==> flow/design.v <==
module ANDarray (regDst, ALUSrc, memToReg, regWrite, memRead, memWrite, branch, ALUOp1, ALUOp2, op);
	input[5:0] op;
	output regDst, ALUSrc, memToReg, regWrite, memRead, memWrite, branch, ALUOp1, ALUOp2;
	wire Rformat, lw, sw, beq;
	assign Rformat = (~op[0]) & (~op[1]) & (~op[2]) & (~op[3]) & (~op[4]) & (~op[5]), lw = (op[0]) & (op[1]) & (~op[2]) & (~op[3]) & (~op[4]) & (op[5]), sw = (op[0]) & (op[1]) & (~op[2]) & (op[3]) & (~op[4]) & (op[5]), beq = (~op[0]) & (~op[1]) & (op[2]) & (~op[3]) & (~op[4]) & (~op[5]);
	assign regDst = Rformat;
	assign ALUSrc = lw | sw;
	assign memToReg =  lw;
	assign regWrite = Rformat | lw;
	assign memRead = lw;
	assign memWrite = sw;
	assign branch = beq;
	assign ALUOp1 = Rformat;
	assign ALUOp2 = beq;
endmodule
module ALUControl(operation, ALUOp, ff);
	input[1:0] ALUOp;
	input [5:0] ff;
	output [2:0] operation;
	wire w0, w1, w2, w3;
	assign w0 = ff[0] | ff[3];
	assign operation[0] = ALUOp[1] & w0;
	assign w1 = ~ff[2];
	assign w2 = ~ALUOp[1];
	assign operation[1] = w2 | w1;
	assign w3 = ff[1] & ALUOp[1];
	assign operation[2] = w3 | ALUOp[0];
endmodule
module ALU32Bit(zero, carryOut, result, a, b, op);
	input [31:0] a, b;
	input [2:0] op;
	output reg [31:0] result;
	output zero, carryOut;
	reg carryOut;
	assign zero = (result == 0) ? 1 : 0;
	always @(a or b or op)
	begin
		carryOut = 1'b0;
		case(op)
			0: result = a & b;
			1: result = a | b;
			2: {carryOut, result[31:0]} = a + b;
			6: {carryOut, result[31:0]} = a - b;
			7: result = a < b ? 1 : 0;
			default: result = 0;
		endcase
	end
endmodule
module ALUUnit(clock, ALUOp, funct, a, b, result, zero, carryOut);
	input clock;
	input [1:0] ALUOp;
	input [5:0] funct;
	input [31:0] a, b;
	output reg [31:0] result;
	output reg zero, carryOut;
	reg [1:0] aluOpQ;
	reg [5:0] functQ;
	reg [31:0] aQ, bQ;
	wire [2:0] operation;
	wire [31:0] aluResult;
	wire aluZero, aluCarry;
	ALUControl ctl(operation, aluOpQ, functQ);
	ALU32Bit alu(aluZero, aluCarry, aluResult, aQ, bQ, operation);
	always @(posedge clock)
	begin
		aluOpQ <= ALUOp;
		functQ <= funct;
		aQ <= a;
		bQ <= b;
		result <= aluResult;
		zero <= aluZero;
		if (operation == 3'd2 || operation == 3'd6)
			carryOut <= aluCarry;
	end
endmodule
# From RTL to reports: ALUUnit

Tool output for the design above, in the order of the flow.
Line numbers count from 1 in the design file above.
The mark -- stands for no value.

Design top: ALUUnit
Clock port: clock
Cell library: sky130hd
Library corner: tt_025C_1v80

# After elaboration

Counts by Yosys on the flattened word-level netlist (proc, flatten, opt, wreduce; memories kept). Register bits leave out memories and registers merged into their read ports (data or address); mux counts leave out enables and synchronous resets folded into registers. Print and check cells are left out. Cells with the same type and inputs are merged into one.

Flip-flop bits (word level): 104
Output and inout port bits: 34
Bits of input ports: 73
Elaborated cells: 30

Eq/ne operators: 4
Bitwise gates (word level): 9
Muxes and demuxes: 4
$add $sub $neg: 2
Reduce/logical cells: 3
Magnitude comparators: 1

Operators with widths:

| cell                                                             | number |
| 32-bit case mux with 5-bit select                                | 1 |
| 32-bit by 32-bit adder with 33-bit output                        | 1 |
| 32-bit by 32-bit subtractor with 33-bit output                   | 1 |
| 32-bit less-than comparator                                      | 1 |
| 32-bit bitwise AND                                               | 1 |
| 32-bit OR                                                        | 1 |
| 32-bit zero test                                                 | 1 |
| 3-bit == test (second input constant)                            | 2 |
| 1-bit OR                                                         | 3 |
| 3-bit by 1-bit == test with 1-bit output (second input constant) | 1 |
| 3-bit by 2-bit == test with 1-bit output (second input constant) | 1 |
| 3-bit zero test                                                  | 1 |
| 1-bit bitwise AND                                                | 2 |
| 1-bit NOT                                                        | 2 |
| 1-bit case mux with 2-bit select                                 | 1 |
| 1-bit 2-to-1 mux                                                 | 2 |
| 1-bit logical OR                                                 | 1 |

# Longest topological paths

Longest topological path by Yosys (ltp), each cell counted once; first at word level (registers and memories cut), then after technology mapping (sequential cells cut; the memories' decode and read muxes count).

Word-level depth: 6
ABC_AREA: 0
Depth in mapped cells: 15
Depth with buffers taken out: 14

# Mapped cells and area

Yosys stat after the flow's synthesis: flattened, memories mapped to cells. It holds for the ABC_AREA given above (unset counts as 0); a run with the other value may have another netlist.

Sequential area: 0.002092 mm^2
Synthesis area: 0.0072545 mm^2
Mapped flip-flops: 104
Buffer cells: 41
Cells in the netlist: 882

Cells by type:

| cell                      | number | area in all (um^2) |
| sky130_fd_sc_hd__dfxtp_1  | 103    | 2.06E+03 |
| sky130_fd_sc_hd__ha_1     | 100    | 1251.2 |
| sky130_fd_sc_hd__a21oi_1  | 88     | 440.422 |
| sky130_fd_sc_hd__inv_1    | 90     | 337.824 |
| sky130_fd_sc_hd__nor2_1   | 71     | 266.506 |
| sky130_fd_sc_hd__nand2_1  | 50     | 187.68 |
| sky130_fd_sc_hd__o21ai_0  | 35     | 175.168 |
| sky130_fd_sc_hd__a21o_1   | 19     | 142.637 |
| sky130_fd_sc_hd__clkbuf_1 | 30     | 112.608 |
| sky130_fd_sc_hd__o211ai_1 | 15     | 112.608 |
| sky130_fd_sc_hd__a221oi_1 | 12     | 105.101 |
| sky130_fd_sc_hd__o221ai_1 | 12     | 105.101 |
| sky130_fd_sc_hd__o221a_2  | 9      | 101.347 |
| sky130_fd_sc_hd__nand3_1  | 20     | 100.096 |
| sky130_fd_sc_hd__a211oi_1 | 13     | 97.594 |
| sky130_fd_sc_hd__a211o_1  | 10     | 87.584 |
| sky130_fd_sc_hd__nor3_1   | 17     | 85.082 |
| sky130_fd_sc_hd__o21bai_1 | 11     | 82.579 |

Not listed: further types 60, cells in them 177.
The figures by module come from a second, unflattened synthesis with its own total; it is not the netlist above.

Cells (unflattened synthesis): 828
Area (unflattened synthesis): 0.0071368 mm^2

Rows give one instance, submodules left out.

By module:

| module     | instances | seq. area (mm^2) | area (mm^2) | cells |
| ALU32Bit   | 1         | 0                | 0.0049723   | 718 |
| ALUUnit    | 1         | 0.002132         | 0.0021458   | 107 |
| ALUControl | 1         | 0                | 0.0000188   | 3 |

# Timing after synthesis

Path of least setup slack by OpenSTA after synthesis, without wires, with an ideal clock, recovery checks aside; 20% of the period is set as input and as output delay. Where synthesis merged equal registers, the netlist keeps one of their names.

Path type: reg-to-reg
Start: register aQ[0]
End: register zero
Time at the first pin: 0 ps
Setup slack: 1430 ps
Required time: 4927 ps
Stages on the path: 15
Arrival time: 3497 ps
Path delay: 3570 ps
Buffers on the path: 0
Period: 5000 ps
Library setup time: 73 ps
Synthesis period reached: 3570 ps

"path delay" = arrival - input delay + setup time.
"stages on the path": output pins that drive a net of the path, with the launching flip-flop's if there is one; two outputs of one cell count as two.
"synthesis period reached" = period - worst setup slack (recovery checks aside). The figure is calculated, with input and output delays left at 20% of the set period.

Cell sequence: sky130_fd_sc_hd__dfxtp_1 -> sky130_fd_sc_hd__inv_1 -> sky130_fd_sc_hd__ha_1 -> sky130_fd_sc_hd__fa_1 -> sky130_fd_sc_hd__or2_1 -> sky130_fd_sc_hd__a2111o_1 -> sky130_fd_sc_hd__and2_1 -> sky130_fd_sc_hd__a221oi_2 -> sky130_fd_sc_hd__o21ai_1 -> sky130_fd_sc_hd__or4_1 -> sky130_fd_sc_hd__or4_1 -> sky130_fd_sc_hd__nor4b_2 -> sky130_fd_sc_hd__and4b_1 -> sky130_fd_sc_hd__nand3_1 -> sky130_fd_sc_hd__nor3_2
Elaborated cells between the ends (all ways): 9
Source lines of those cells: 7
Those cells by class: add/sub: 2; compare: 1; mux: 3; logic: 2; reduce/logical: 1

Ends and longest elaborated chain, post-synthesis:

| element         | RTL line | source |
| start, declared | 58       | `reg [31:0] aQ, bQ;` |
| start, assigned | 68       | `aQ <= a;` |
| end, assigned   | 71       | `zero <= aluZero;` |
| end, declared   | 55       | `output reg zero, carryOut;` |

Chain of elaborated cells between the ends: none given.
Some nets on the timed path still bear RTL names; the line given drives or declares the net.

Nets with RTL names, path post-synthesis:

| signal        | RTL line | source |
| alu.result[6] | 39       | `case(op)` |

# Worst path after layout

Path of least setup slack in the final report of flow run C (OpenROAD, finished layout, wires in). Where an end is a register, its clock arrival counts in the times.
The report prints the path's times to 10 ps; the period is as set.

Path type: reg-to-reg
Start: register functQ[3]
End: register zero
Arrival time: 5100 ps
Buffers on the path: 2
Required time: 7230 ps
Time at the first pin: 360 ps
Setup slack: 2130 ps
Library setup time: 70 ps
Period: 6930 ps
Stages on the path: 10

The rows between start and end are the longest chain of elaborated cells between them; the timing report does not say that the signal goes this way. Where chains are equally long, one stands for them.
Each line given opens the expression or statement behind the cell; cells for indexed reads and writes are added by Yosys, which also makes memories of some case tables.

Cell sequence: sky130_fd_sc_hd__dfxtp_1 -> sky130_fd_sc_hd__o21bai_1 -> sky130_fd_sc_hd__clkbuf_1 -> sky130_fd_sc_hd__buf_1 -> sky130_fd_sc_hd__o221ai_1 -> sky130_fd_sc_hd__a2111oi_0 -> sky130_fd_sc_hd__nor4b_2 -> sky130_fd_sc_hd__and4b_1 -> sky130_fd_sc_hd__nand3_1 -> sky130_fd_sc_hd__nor3_2
Length of the longest elaborated chain: 6
Elaborated cells between the ends (all ways): 10
Those cells by class: eq/ne: 4; mux: 2; logic: 2; reduce/logical: 2

Ends and longest elaborated chain, after layout:

| element                           | RTL line | source |
| start, assigned                   | 67       | `functQ <= funct;` |
| 1-bit OR                          | 21       | `assign w0 = ff[0] \| ff[3];` |
| 1-bit bitwise AND                 | 22       | `assign operation[0] = ALUOp[1] & w0;` |
| 3-bit == test                     | 39       | `case(op)` |
| 32-bit case mux with 5-bit select | 39       |  |
| 32-bit zero test                  | 35       | `assign zero = (result == 0) ? 1 : 0;` |
| 1-bit 2-to-1 mux                  | 35       |  |
| end, assigned                     | 71       | `zero <= aluZero;` |
| end, declared                     | 55       | `output reg zero, carryOut;` |

Lab notebook: ALUUnit

3 stored runs of ALUUnit in the flow (synthesis by Yosys, layout by OpenROAD, sky130hd cells), in arbitrary order. Constraints: input delay and output delay 20% of the set period each, output load 0.01 pF.
"achieved clock period": clock period set for the run, less the worst setup slack. It is reckoned from that one timing run; input and output delays stay at 20% of the period that was set.
"worst path time": the worst setup path's part of the clock period (all of it between registers, 20% less for each end at a port) less its slack. A launch clock that arrives late makes it longer, a capture clock that arrives late makes it shorter.
"worst path time" is known to 10 ps.
Settings: -- = not set for that run.
A result given as -- is not shown for that run.

| item                                          | flow run A | flow run B | flow run C |
| ABC_AREA                                      | 1          | 0          | 0          |
| CAP_MARGIN                                    | 15         | 15         | 0          |
| CELL_PAD_IN_SITES_DETAIL_PLACEMENT            | 2          | 2          | 1          |
| CELL_PAD_IN_SITES_GLOBAL_PLACEMENT            | 1          | 1          | 2          |
| CORE_ASPECT_RATIO                             | 1.28       | 1.28       | 0.95       |
| CORE_MARGIN                                   | 8          | 8          | 7          |
| CORE_UTILIZATION                              | 54         | 54         | 37         |
| CTS_CLUSTER_DIAMETER                          | 249        | 249        | 192        |
| CTS_CLUSTER_SIZE                              | 45         | 45         | --         |
| GPL_ROUTABILITY_DRIVEN                        | 1          | 1          | 0          |
| GPL_TIMING_DRIVEN                             | 0          | 0          | 0          |
| HOLD_SLACK_MARGIN                             | 0.25       | 0.25       | --         |
| MAX_ROUTING_LAYER                             | met4       | met4       | met4       |
| SETUP_SLACK_MARGIN                            | -0.0       | -0.0       | --         |
| SLEW_MARGIN                                   | 15         | 30         | 20         |
| period_ns                                     | 5.0        | 5.0        | 6.93       |
| MIN_ROUTING_LAYER                             | --         | --         | met1       |
| PLACE_DENSITY_LB_ADDON                        | --         | --         | 0.13       |
| TNS_END_PERCENT                               | --         | --         | 95         |
| lowest setup slack (ps)                       | --         | --         | 2127       |
| Yosys chip area after synthesis (mm^2)        | --         | --         | 0.0072545  |
| worst path time (ps)                          | --         | --         | 4800       |
| critical path type                            | --         | --         | reg-to-reg |
| utilization of the finished layout (%)        | --         | --         | 46.9       |
| full die area (mm^2)                          | --         | --         | 0.0237247  |
| smallest hold slack (ps)                      | --         | --         | 657        |
| achieved clock period (ps)                    | --         | --         | 4803       |
| standard-cell area of the final layout (mm^2) | --         | --         | 0.0089448  |

Flow run A: not finished: placement ended with error GPL-0301
Flow run B: not finished: placement ended with error DPL-0033
